==> flow/design.v <==
module pow2_LUT(
    input logic [1:0] selector, 
    output logic [31:0] out
);
always_comb 
begin
    case(selector)
        2'b00: out = 32'b1_0000000000000000000000000000000;
        2'b01: out = 32'b0_1101011101000100111111001100101;
        2'b10: out = 32'b0_1011010100000100111100110011001;
        2'b11: out = 32'b0_1001100000110111111100000101000;
        default: out = 'b0;
    endcase
end
endmodule
module LPW_pow2 #(
    parameter POW_FW = 15, 
    parameter POW_BW = 16,
    parameter BW = 8, 
    parameter FW = 2
)(
    input [BW-1:0] vec_in,
    output [POW_BW-1:0] vec_out
);
wire [BW-1:FW] int_part;
wire [FW-1:0] frac_part;
wire [BW-1:FW] shift_int;
wire [31:0] LUT_out;
wire [31:0] LUT_inter;
wire [BW-1:0] comp_in;
assign comp_in = ~vec_in + 1;
assign int_part = comp_in[BW-1:FW];
assign frac_part = comp_in[FW-1:0];
pow2_LUT LUT(
    .selector(frac_part),
    .out(LUT_out)
);
assign LUT_inter = LUT_out >> int_part;
assign vec_out = LUT_inter[31:16];
endmodule
module pow2 #(
    parameter BW = 8,
    parameter VEC_SIZE = 5,
    parameter FW = 2,
    parameter POW_BW = 16,
    parameter POW_FW = 15
)(
    input [VEC_SIZE-1:0][BW-1:0] vec_in,
    input [BW-1:0] max_in,
    output [VEC_SIZE-1:0][POW_BW-1:0] pow_out
);
wire [VEC_SIZE-1:0][BW-1:0] normed_in;
genvar i;
generate
    for(i = 0; i < VEC_SIZE; i++)
    begin : c
        assign normed_in[i] = vec_in[i] - max_in;
    end
endgenerate
generate
    for (i = 0; i < VEC_SIZE; i++)
    begin : pow_gen
        LPW_pow2 #(.BW(BW), .FW(FW), .POW_BW(POW_BW), .POW_FW(POW_FW)) power_linear (
            .vec_in(normed_in[i]),
            .vec_out(pow_out[i])
        );
    end
endgenerate
endmodule
module int_max #(
    parameter BW = 8,
    parameter FW = 2,
    parameter VEC_SIZE = 5
    )(
    input wire [VEC_SIZE-1:0][BW-1:0] int_max_in,
    output wire [BW-1:0] max_out
);
wire [2*VEC_SIZE-1:1][BW-1:0] int_max_tree;
function [BW-1:0] ciel;
    input [BW-1:0] in_val;
    begin
        if(in_val[FW-1:0] != 0)
        begin
            ciel = {in_val[BW-1:FW], 2'b00} + {{BW-3{1'b0}},3'b100};
        end
        else
        begin
            ciel = {in_val[BW-1:FW], 2'b00};
        end
    end
endfunction
genvar i;
generate
    for(i = 0; i < VEC_SIZE; i = i + 1)
    begin : base
        assign int_max_tree[i + VEC_SIZE] = ciel(int_max_in[i]);
    end
    for(i = VEC_SIZE-1; i > 0; i = i - 1)
    begin : rest
        assign int_max_tree[i] = ($signed(int_max_tree[i*2]) < $signed(int_max_tree[i*2 + 1]))? int_max_tree[i*2+1] : int_max_tree[i*2];
    end
endgenerate
assign max_out = int_max_tree[1];
endmodule
module reduction #(
    parameter BW = 16,
    parameter FW = 15,
    parameter OUT_BW = 16,
    parameter OUT_FW = 6,
    parameter VEC_SIZE = 5
)(
    input wire [VEC_SIZE-1:0][BW-1:0] vec_in,
    output wire [OUT_BW-1:0] vec_out
);
    wire [2*VEC_SIZE-1:1][31:0] tree;
    genvar i;
    generate
        for(i = 0; i < VEC_SIZE; i++)
        begin : a
            assign tree[i + VEC_SIZE] = {{(32-BW){1'b0}}, vec_in[i]};
        end
        for(i = VEC_SIZE-1; i > 0; i--)
        begin : b
            assign tree[i] = tree[2*i] + tree[2*i+1];
        end
    endgenerate
    assign vec_out = tree[1][24:9];
endmodule
module unnormed_softmax #(
    parameter BW = 8,
    parameter FW = 2,
    parameter POW_BW = 16,
    parameter POW_FW = 15,
    parameter ACCUM_BW = 16,
    parameter ACCUM_FW = 6,
    parameter VEC_SIZE = 4
)(
    input [VEC_SIZE-1:0][BW-1:0] vec_in,
    output [VEC_SIZE-1:0][POW_BW-1:0] vec_out,
    output [BW-1:0] max_out,
    output [ACCUM_BW-1:0] sum_out
);
    wire [BW-1:0] max_val;
    int_max #(.BW(BW), .FW(FW), .VEC_SIZE(VEC_SIZE)) max_instance(
        .int_max_in(vec_in),
        .max_out(max_val)
    );
    wire [VEC_SIZE-1:0][POW_BW-1:0] pow_vals;
    pow2 #( .BW(BW), .VEC_SIZE(VEC_SIZE), .FW(FW), .POW_BW(POW_BW), .POW_FW(POW_FW)) pow_2_unit(
        .vec_in(vec_in),
        .max_in(max_val),
        .pow_out(pow_vals)
    );
    wire [ACCUM_BW-1:0] sum;
    reduction #(.BW(POW_BW), .FW(POW_FW), .OUT_BW(ACCUM_BW), .OUT_FW(ACCUM_FW), .VEC_SIZE(VEC_SIZE)) accum_unit(
        .vec_in(pow_vals),
        .vec_out(sum)
    );
    assign vec_out = pow_vals;
    assign sum_out = sum;
    assign max_out = max_val;
endmodule
module reciep_MLUT (
    input logic [3:0] selector,
    output logic [15:0] value
);
always_comb 
begin  
    case(selector)
        'd0: value = 16'b1000000001000001;
        'd1: value = 16'b1111111111100000;
        'd2: value = 16'b1111111111110110;
        'd3: value = 16'b1111111111111011;
        'd4: value = 16'b1111111111111101;
        'd5: value = 16'b1111111111111110;
        'd6: value = 16'b1111111111111111;
        'd7: value = 16'b1111111111111111;
        'd8: value = 16'b0;
        'd9: value = 16'b0; 
        default:
        value = 'b0;
    endcase
end
endmodule
module reciep_CLUT (
    input logic [3:0] selector,
    output logic [31:0] value
);
always_comb 
begin  
    case(selector)
        'd0: value = 32'b00000000000111111111111111000000;
        'd1: value = 32'b00000000000000000001100000000000;
        'd2: value = 32'b00000000000000000000110101010101;
        'd3: value = 32'b00000000000000000000100101010101;
        'd4: value = 32'b00000000000000000000011100110011;
        'd5: value = 32'b00000000000000000000010111011101;
        'd6: value = 32'b00000000000000000000010001001001;
        'd7: value = 32'b00000000000000000000110101010101;
        'd8: value = 32'b00000000000000000000001111000111;
        'd9: value = 32'b00000000000000000000001101100000;
        default:
        value = 'b0;
    endcase
end
endmodule
module norm #(
    parameter BW = 8,
    parameter ACCUM_BW = 16,
    parameter ACCUM_FW = 6,
    parameter VEC_SIZE = 10
)(
    input [VEC_SIZE-1:0][ACCUM_BW-1:0] vec_in,
    input [ACCUM_BW-1:0] denom_in,
    input [BW-1:0] max,
    output [VEC_SIZE-1:0][31:0] vec_out
);
logic [3:0] sel_wire;
assign sel_wire = denom_in[ACCUM_FW+3:ACCUM_FW];
wire [15:0] m_val;
wire [31:0] c_val;
wire [31:0] reciep_val_mult;
wire [31:0] reciep_val;
reciep_MLUT MLUT(
    .selector(sel_wire),
    .value(m_val)
);
reciep_CLUT CLUT(
    .selector(sel_wire),
    .value(c_val)
);
assign reciep_val_mult = m_val *  denom_in;
assign reciep_val = reciep_val_mult + c_val;
wire [VEC_SIZE-1:0][31:0] div_out;
genvar i;
generate
    for(i = 0; i < VEC_SIZE; i++) 
    begin : a
        assign div_out[i] = vec_in[i] * reciep_val;
    end
endgenerate
generate
    for(i = 0; i < VEC_SIZE; i++) 
    begin : p
        assign vec_out[i] = div_out[i];
    end
endgenerate
endmodule
module softermax #(
    parameter BW = 8,
    parameter FW = 2,
    parameter POW_BW = 16,
    parameter POW_FW = 6,
    parameter ACCUM_BW = 16,
    parameter ACCUM_FW = 6,
    parameter VEC_SIZE = 10
)(
    input clk,
    input  [VEC_SIZE*BW-1:0] unnormed_in,
    output [VEC_SIZE*32-1:0] final_softmax
);
    logic [ACCUM_BW-1:0] sum_out;
    logic [VEC_SIZE-1:0][POW_BW-1:0] pow_out;
    logic [BW-1:0] max_out;
    logic [ACCUM_BW-1:0] sum_out_q;
    logic [VEC_SIZE-1:0][POW_BW-1:0] pow_out_q;
    logic [BW-1:0] max_out_q;
    logic [VEC_SIZE-1:0][31:0] soft_out;
    logic [VEC_SIZE-1:0][31:0] soft_out_q;
    logic [VEC_SIZE-1:0][BW-1:0] unnormed_in_q;
    always_ff @(posedge clk)
    begin
        unnormed_in_q <= unnormed_in;
        sum_out_q <= sum_out;
        pow_out_q <= pow_out;
        max_out_q <= max_out;
        soft_out_q <= soft_out;
    end
    unnormed_softmax #(.VEC_SIZE(VEC_SIZE), .BW(BW), .FW(FW), .POW_BW(POW_BW), .POW_FW(POW_FW), .ACCUM_BW(ACCUM_BW), .ACCUM_FW(ACCUM_FW)) unnormed_instance(
        .vec_in(unnormed_in_q),
        .vec_out(pow_out),
        .sum_out(sum_out),
        .max_out(max_out)
    );
    norm #(.VEC_SIZE(VEC_SIZE), .BW(BW), .ACCUM_BW(ACCUM_BW), .ACCUM_FW(ACCUM_FW)) norm_unit(
        .vec_in(pow_out_q),
        .denom_in(sum_out_q),
        .max(max_out_q),
        .vec_out(soft_out)
    );
    assign final_softmax = soft_out_q;
endmodule
=== Step by step through the tools: softermax ===
What the tools print for softermax, step after step.
Lines are those of the file above, counted from 1.
Operators: Yosys type, input widths -> output width; for muxes data width and select width s.
Library cell names are shortened.
The mark - stands for no value.

* Design top: softermax
* Clock port: clk
* Cell library: sky130hd
* Library corner: tt_025C_1v80

=== Word level ===
Counts by Yosys on the flattened word-level netlist (proc, flatten, opt, wreduce; memories kept). Print and check cells are left out.
Yosys's memory passes give these memory sizes; they may raise the number of words (mostly to a power of two), join words into wider ones and drop unused or constant bits.

* Flip-flop bits (word level): 576
* Memory bits (read-only): 592
* Clocked read ports x word width: 37
* Memories: 2
* Input bits: 81
* Output and inout bits: 320
* Word-level cells: 165

* Add/sub/neg operators: 40
* $mul: 11
* Order comparisons: 9
* Equal/unequal tests: 30
* Shift operators: 10
* Mux-type cells: 29
* Bitwise operators: 10
* Reductions and logical operators: 20

{| class="wikitable"
|+ Memories
! memory !! words !! width !! rd ports !! write ports !! RTL line !! text
|-
| (no name shown) || 16 || 21 || 1 || 0 || 191 || <nowiki>case(selector)</nowiki>
|-
| (no name shown) || 16 || 16 || 1 || 0 || 169 || <nowiki>case(selector)</nowiki>
|}

{| class="wikitable"
|+ Operator list
! cell !! number
|-
| $mul 16x32->32 || 10
|-
| $pmux 32 s4 || 10
|-
| $mul 16x16->32 || 1
|-
| $shr 32x6->32 || 10
|-
| $mux 8 || 19
|-
| $add 16x16->17 || 5
|-
| $add 8x1->8 const B || 10
|-
| $add 8x3->8 const B || 10
|-
| $sub 8x8->8 || 10
|-
| $not 8->8 || 10
|-
| $lt 8x8->1 || 9
|-
| $eq 2x2->1 const B || 20
|-
| $add 17x17->18 || 2
|-
| $add 32x32->32 || 1
|-
| $add 25x17->25 || 1
|-
| $add 25x18->25 || 1
|-
| $eq 2x1->1 const B || 10
|-
| $logic_not 2->1 || 10
|-
| $reduce_bool 2->1 || 10
|}

=== Logic depth ===
Yosys ltp: most cells in a row. Word level: on the elaborated netlist, between registers, memories and ports. Mapped: between sequential cells and ports; inverters and the memories' decode and read muxes count.

* Depth after elaboration: 20
* ABC_AREA: 0
* Mapped depth: 97
* Mapped depth without buffers: 95

=== After synthesis ===
The flow's flattened synthesis, as Yosys stat reports it; memories are mapped. The netlist is that of the ABC_AREA named above (0 if unset); the other value can give another one.

{| class="wikitable"
|+ Cells by type
! cell type !! number !! total area (µm²)
|-
| fa_1 || 3253 || 6.51E+04
|-
| inv_1 || 3512 || 1.32E+04
|-
| ha_1 || 997 || 1.25E+04
|-
| dfxtp_1 || 592 || 1.19E+04
|-
| nand2_1 || 2945 || 1.11E+04
|-
| and2_1 || 1181 || 7.39E+03
|-
| xnor2_1 || 505 || 4.42E+03
|-
| clkbuf_1 || 831 || 3.12E+03
|-
| a21oi_1 || 372 || 1.86E+03
|-
| nor2_1 || 352 || 1.32E+03
|-
| xor2_1 || 149 || 1.31E+03
|-
| mux2i_1 || 111 || 1.11E+03
|-
| o21ai_0 || 183 || 915.878
|-
| nor2b_1 || 143 || 894.608
|-
| nand2b_1 || 141 || 882.096
|-
| xnor3_1 || 33 || 743.213
|-
| o21bai_1 || 95 || 713.184
|-
| nor3_1 || 136 || 680.653
|}

Other cell types: 80; their cells: 849.

* Cells in the netlist: 16380
* Cell area after synthesis: 145304.4 µm²
* Sequential part of the area: 11851.4 µm²
* Mapped flip-flops: 592
* Buffer cells: 890

The figures by module come from a second, unflattened synthesis with its own total; it is not the netlist above.

* Cells (unflattened synthesis): 17670
* Area (unflattened synthesis): 156662.8 µm²

Each row is one instance without its submodules.

{| class="wikitable"
|+ Modules
! module !! times used !! cells !! area (µm²) !! seq. area (µm²)
|-
| norm || 1 || 14363 || 123181.9 || 0.0
|-
| softermax || 1 || 584 || 11691.2 || 11691.2
|-
| LPW_pow2 || 10 || 114 || 883.3 || 0.0
|-
| reduction || 1 || 351 || 3749.8 || 0.0
|-
| int_max || 1 || 424 || 3138.0 || 0.0
|-
| pow2 || 1 || 390 || 2882.8 || 0.0
|-
| pow2_LUT || 10 || 34 || 261.5 || 0.0
|-
| reciep_CLUT || 1 || 51 || 389.1 || 0.0
|-
| reciep_MLUT || 1 || 27 || 181.4 || 0.0
|-
| unnormed_softmax || 1 || 0 || 0.0 || 0.0
|}

=== Timing after synthesis ===
Path of least setup slack by OpenSTA after synthesis, without wires, with an ideal clock, recovery checks aside; 20% of the period is set as input and as output delay. Where synthesis merged equal registers, the netlist keeps one of their names.

* Kind: reg2reg
* Start point: register unnormed_in_q
* End point: register (no name shown)
* Clock period: 17500 ps
* Setup time: 135 ps
* Time at the first pin: 0 ps
* Arrival: 17815 ps
* Required time: 17365 ps
* Setup slack: -450 ps
* Path delay: 17950 ps
* Stages: 93
* Path buffers: 5
* Period reached after synthesis: 17950 ps

"path delay" is the arrival time less input delay plus setup time.
"stages" counts driving pins, that of a launching flip-flop among them; a cell with two outputs on the path counts twice.
"period reached after synthesis" = period - worst setup slack (recovery checks aside). The figure is calculated, with input and output delays left at 20% of the set period.
An end named without its bit number is one bit of that signal or, where synthesis recoded a state register, one of its new flip-flops.
Between the ends stands the longest chain of elaborated cells between them, by number of cells; it is not shown to be the way that was timed. Of several equally long chains one is given.
A line is the first line of the expression or statement that the cell stems from. Yosys adds cells for indexed reads and writes and turns some case tables into memories.

* Path through: dfxtp_1 -> clkbuf_1 -> inv_1 -> ha_1 -> buf_2 -> nor2b_1 -> xnor2_1 -> ha_1 -> a21o_1 -> o22ai_1 -> nand3_1 -> a21oi_2 -> mux2i_1 -> inv_1 -> ha_1 -> nor2_1 -> nand2_1 -> nor2_1 -> [57 not listed] -> inv_1 -> fa_1 -> inv_1 -> ha_1 -> and4_1 -> nand4_1 -> o31a_1 -> a31oi_1 -> o21a_1 -> nor3_2 -> or2_2 -> inv_1 -> ha_1 -> inv_1 -> a211oi_1 -> a211oi_1 -> a31oi_1 -> o211ai_1
* Cells in the longest elaborated chain: 20
* Elaborated cells between the ends (all ways): 109
* Source lines of those cells: 7
* Classes of those cells: add/sub: 29; compare: 4; eq/ne: 30; shift: 10; mux: 15; logic: 10; reduce/logical: 11

{| class="wikitable"
|+ Ends and longest elaborated chain, after synthesis
! element !! RTL line !! text
|-
| start, declared || 270 || <nowiki>logic [VEC_SIZE-1:0][BW-1:0] unnormed_in_q;</nowiki>
|-
| start, assigned || 273 || <nowiki>unnormed_in_q <= unnormed_in;</nowiki>
|-
| $reduce_bool 2->1 || 82 || <nowiki>if(in_val[FW-1:0] != 0)</nowiki>
|-
| $mux 8 || 82 ||
|-
| $lt 8x8->1 || 100 || <nowiki>assign int_max_tree[i] = ($signed(int_max_tree[i*2]) < $signed(int_max_tree[i*2 + 1]))? int_max_tree[i*2+1] : ...</nowiki>
|-
| $mux 8 || 100 ||
|-
| $lt 8x8->1 || 100 ||
|-
| $mux 8 || 100 ||
|-
| $lt 8x8->1 || 100 ||
|-
| [6 not listed] || - ||
|-
| $eq 2x2->1 || 7 || <nowiki>case(selector)</nowiki>
|-
| $pmux 32 s4 || 7 ||
|-
| $shr 32x6->32 || 38 || <nowiki>assign LUT_inter = LUT_out >> int_part;</nowiki>
|-
| $add 16x16->17 || 124 || <nowiki>assign tree[i] = tree[2*i] + tree[2*i+1];</nowiki>
|-
| $add 17x17->18 || 124 ||
|-
| $add 25x17->25 || 124 ||
|-
| $add 25x18->25 || 124 ||
|}

Some nets on the timed path still bear RTL names; the line given drives or declares the net.

{| class="wikitable"
|+ Nets with RTL names, path after synthesis
! net !! RTL line
|-
| sum_out[7] || 124
|}

=== Worst path after layout ===
From the final timing report of run 1: the path of least setup slack in the routed layout; clock arrival at registers is part of the times.
The report prints the path's times to 10 ps; the period is as set.

* Kind: reg2reg
* Start point: register unnormed_in_q
* End point: register (no name shown)
* Clock period: 17500 ps
* Setup time: 90 ps
* Time at the first pin: 770 ps
* Arrival: 18850 ps
* Required time: 18150 ps
* Setup slack: -700 ps
* Stages: 95
* Path buffers: 14

An end named without its bit number is one bit of that signal or, where synthesis recoded a state register, one of its new flip-flops.
Between the ends stands the longest chain of elaborated cells between them, by number of cells; it is not shown to be the way that was timed. Of several equally long chains one is given.

* Path through: dfxtp_4 -> inv_4 -> ha_4 -> buf_6 -> mux2_4 -> ha_4 -> nand2_2 -> a21oi_2 -> o22ai_2 -> a221oi_2 -> a21oi_4 -> mux2i_2 -> inv_1 -> ha_4 -> nor2_4 -> nand2_2 -> o31a_1 -> o21ai_4 -> [59 not listed] -> fa_2 -> inv_1 -> fa_1 -> inv_1 -> fa_1 -> inv_1 -> fa_1 -> inv_1 -> ha_4 -> or3_4 -> o21ai_4 -> a21o_1 -> buf_6 -> xnor2_4 -> buf_6 -> o211ai_1 -> buf_4 -> o21ai_2
* Cells in the longest elaborated chain: 20
* Elaborated cells between the ends (all ways): 109
* Source lines of those cells: 7
* Classes of those cells: add/sub: 29; compare: 4; eq/ne: 30; shift: 10; mux: 15; logic: 10; reduce/logical: 11

{| class="wikitable"
|+ Ends and longest elaborated chain, after layout
! element !! RTL line !! text
|-
| start, declared || 270 || <nowiki>logic [VEC_SIZE-1:0][BW-1:0] unnormed_in_q;</nowiki>
|-
| start, assigned || 273 || <nowiki>unnormed_in_q <= unnormed_in;</nowiki>
|-
| $reduce_bool 2->1 || 82 || <nowiki>if(in_val[FW-1:0] != 0)</nowiki>
|-
| $mux 8 || 82 ||
|-
| $lt 8x8->1 || 100 || <nowiki>assign int_max_tree[i] = ($signed(int_max_tree[i*2]) < $signed(int_max_tree[i*2 + 1]))? int_max_tree[i*2+1] : ...</nowiki>
|-
| $mux 8 || 100 ||
|-
| $lt 8x8->1 || 100 ||
|-
| $mux 8 || 100 ||
|-
| $lt 8x8->1 || 100 ||
|-
| [6 not listed] || - ||
|-
| $eq 2x2->1 || 7 || <nowiki>case(selector)</nowiki>
|-
| $pmux 32 s4 || 7 ||
|-
| $shr 32x6->32 || 38 || <nowiki>assign LUT_inter = LUT_out >> int_part;</nowiki>
|-
| $add 16x16->17 || 124 || <nowiki>assign tree[i] = tree[2*i] + tree[2*i+1];</nowiki>
|-
| $add 17x17->18 || 124 ||
|-
| $add 25x17->25 || 124 ||
|-
| $add 25x18->25 || 124 ||
|}

Memo
Re: implementation data of softermax

Flow measurements of softermax on sky130hd: 5 stored runs with different settings, listed in no order. Input and output delays are each 20% of the period that was set; the output load is 0.01 pF.
By "reached clock period" is meant the clock period of the run minus its worst setup slack. This is arithmetic on one report: input and output delays are still those of the set period (20% each).
"critical path time": the worst setup path's part of the clock period (all of it between registers, 20% less for each end at a port) less its slack. A launch clock that arrives late makes it longer, a capture clock that arrives late makes it shorter.
"critical path time" is given in steps of 10 ps.

=== Run 1 ===
{| class="wikitable"
! Setting !! Value
|-
| CORE_ASPECT_RATIO || 0.58
|-
| CTS_CLUSTER_SIZE || 77
|-
| GPL_TIMING_DRIVEN || 0
|-
| MAX_ROUTING_LAYER || met5
|-
| PLACE_DENSITY_LB_ADDON || 0.26
|-
| period_ns || 17.5
|-
| CAP_MARGIN || 20
|-
| CORE_MARGIN || 2
|-
| CORE_UTILIZATION || 40
|-
| SLEW_MARGIN || 20
|-
! Result !! Value
|-
| Utilization of the finished layout || 45.6 %
|-
| Worst hold slack in the final report || 616 ps
|-
| Standard-cell area after routing || 164672.0 µm²
|-
| Area of the synthesized netlist || 145304.4 µm²
|-
| Total die area || 368278.0 µm²
|-
| Setup slack of the critical path || -701 ps
|-
| Critical path time || 18200 ps
|-
| Worst path kind || reg2reg
|-
| Reached clock period || 18201 ps
|-
| Post-route setup TNS || -11078 ps
|}

=== Run 2 ===
{| class="wikitable"
! Setting !! Value
|-
| CELL_PAD_IN_SITES_GLOBAL_PLACEMENT || 3
|-
| CORE_ASPECT_RATIO || 1.03
|-
| CORE_MARGIN || 4
|-
| CORE_UTILIZATION || 18
|-
| CTS_CLUSTER_DIAMETER || 227
|-
| GPL_ROUTABILITY_DRIVEN || 0
|-
| MIN_ROUTING_LAYER || met2
|-
| SETUP_SLACK_MARGIN || 4.48
|-
| SLEW_MARGIN || 30
|-
| period_ns || 22.7
|-
| CAP_MARGIN || 20
|-
! Result !! Value
|-
| Utilization of the finished layout || 21.0 %
|-
| Worst hold slack in the final report || 838 ps
|-
| Standard-cell area after routing || 168678.0 µm²
|-
| Area of the synthesized netlist || 145304.4 µm²
|-
| Total die area || 821684.0 µm²
|-
| Setup slack of the critical path || 5173 ps
|-
| Critical path time || 17530 ps
|-
| Worst path kind || reg2reg
|-
| Reached clock period || 17527 ps
|-
| Post-route setup TNS || 0 ps
|}

=== Run 3 ===
{| class="wikitable"
! Setting !! Value
|-
| CELL_PAD_IN_SITES_DETAIL_PLACEMENT || 0
|-
| CORE_UTILIZATION || 55
|-
| GPL_ROUTABILITY_DRIVEN || 0
|-
| GPL_TIMING_DRIVEN || 0
|-
| PLACE_DENSITY || 0.6
|-
| SETUP_SLACK_MARGIN || -1.12
|-
| SLEW_MARGIN || 10
|-
| period_ns || 15.8
|-
| CAP_MARGIN || 20
|-
| CORE_MARGIN || 2
|-
! Result !! Value
|-
| Utilization of the finished layout || 61.4 %
|-
| Worst hold slack in the final report || 792 ps
|-
| Standard-cell area after routing || 161137.0 µm²
|-
| Area of the synthesized netlist || 145304.4 µm²
|-
| Total die area || 268319.0 µm²
|-
| Setup slack of the critical path || -1858 ps
|-
| Critical path time || 17660 ps
|-
| Worst path kind || reg2reg
|-
| Reached clock period || 17658 ps
|-
| Post-route setup TNS || -56149 ps
|}

=== Run 4 ===
{| class="wikitable"
! Setting !! Value
|-
| CAP_MARGIN || 20
|-
| CORE_UTILIZATION || 33
|-
| CTS_CLUSTER_DIAMETER || 273
|-
| PLACE_DENSITY_LB_ADDON || 0.18
|-
| SLEW_MARGIN || 30
|-
| period_ns || 9.68
|-
| CORE_MARGIN || 2
|-
! Result !! Value
|-
| Utilization of the finished layout || 42.7 %
|-
| Worst hold slack in the final report || 762 ps
|-
| Standard-cell area after routing || 187238.0 µm²
|-
| Area of the synthesized netlist || 145304.4 µm²
|-
| Total die area || 445643.0 µm²
|-
| Setup slack of the critical path || -6670 ps
|-
| Critical path time || 16350 ps
|-
| Worst path kind || reg2reg
|-
| Reached clock period || 16350 ps
|-
| Post-route setup TNS || -443979 ps
|}

=== Run 5 ===
{| class="wikitable"
! Setting !! Value
|-
| CELL_PAD_IN_SITES_GLOBAL_PLACEMENT || 2
|-
| CTS_CLUSTER_DIAMETER || 107
|-
| HOLD_SLACK_MARGIN || -0.02
|-
| MIN_ROUTING_LAYER || met2
|-
| SLEW_MARGIN || 20
|-
| period_ns || 22.7
|-
| CAP_MARGIN || 20
|-
| CORE_MARGIN || 2
|-
| CORE_UTILIZATION || 40
|-
! Result !! Value
|-
| Utilization of the finished layout || 43.8 %
|-
| Worst hold slack in the final report || 810 ps
|-
| Standard-cell area after routing || 158381.0 µm²
|-
| Area of the synthesized netlist || 145304.4 µm²
|-
| Total die area || 368097.0 µm²
|-
| Setup slack of the critical path || 1950 ps
|-
| Critical path time || 20750 ps
|-
| Worst path kind || reg2reg
|-
| Reached clock period || 20750 ps
|-
| Post-route setup TNS || 0 ps
|}
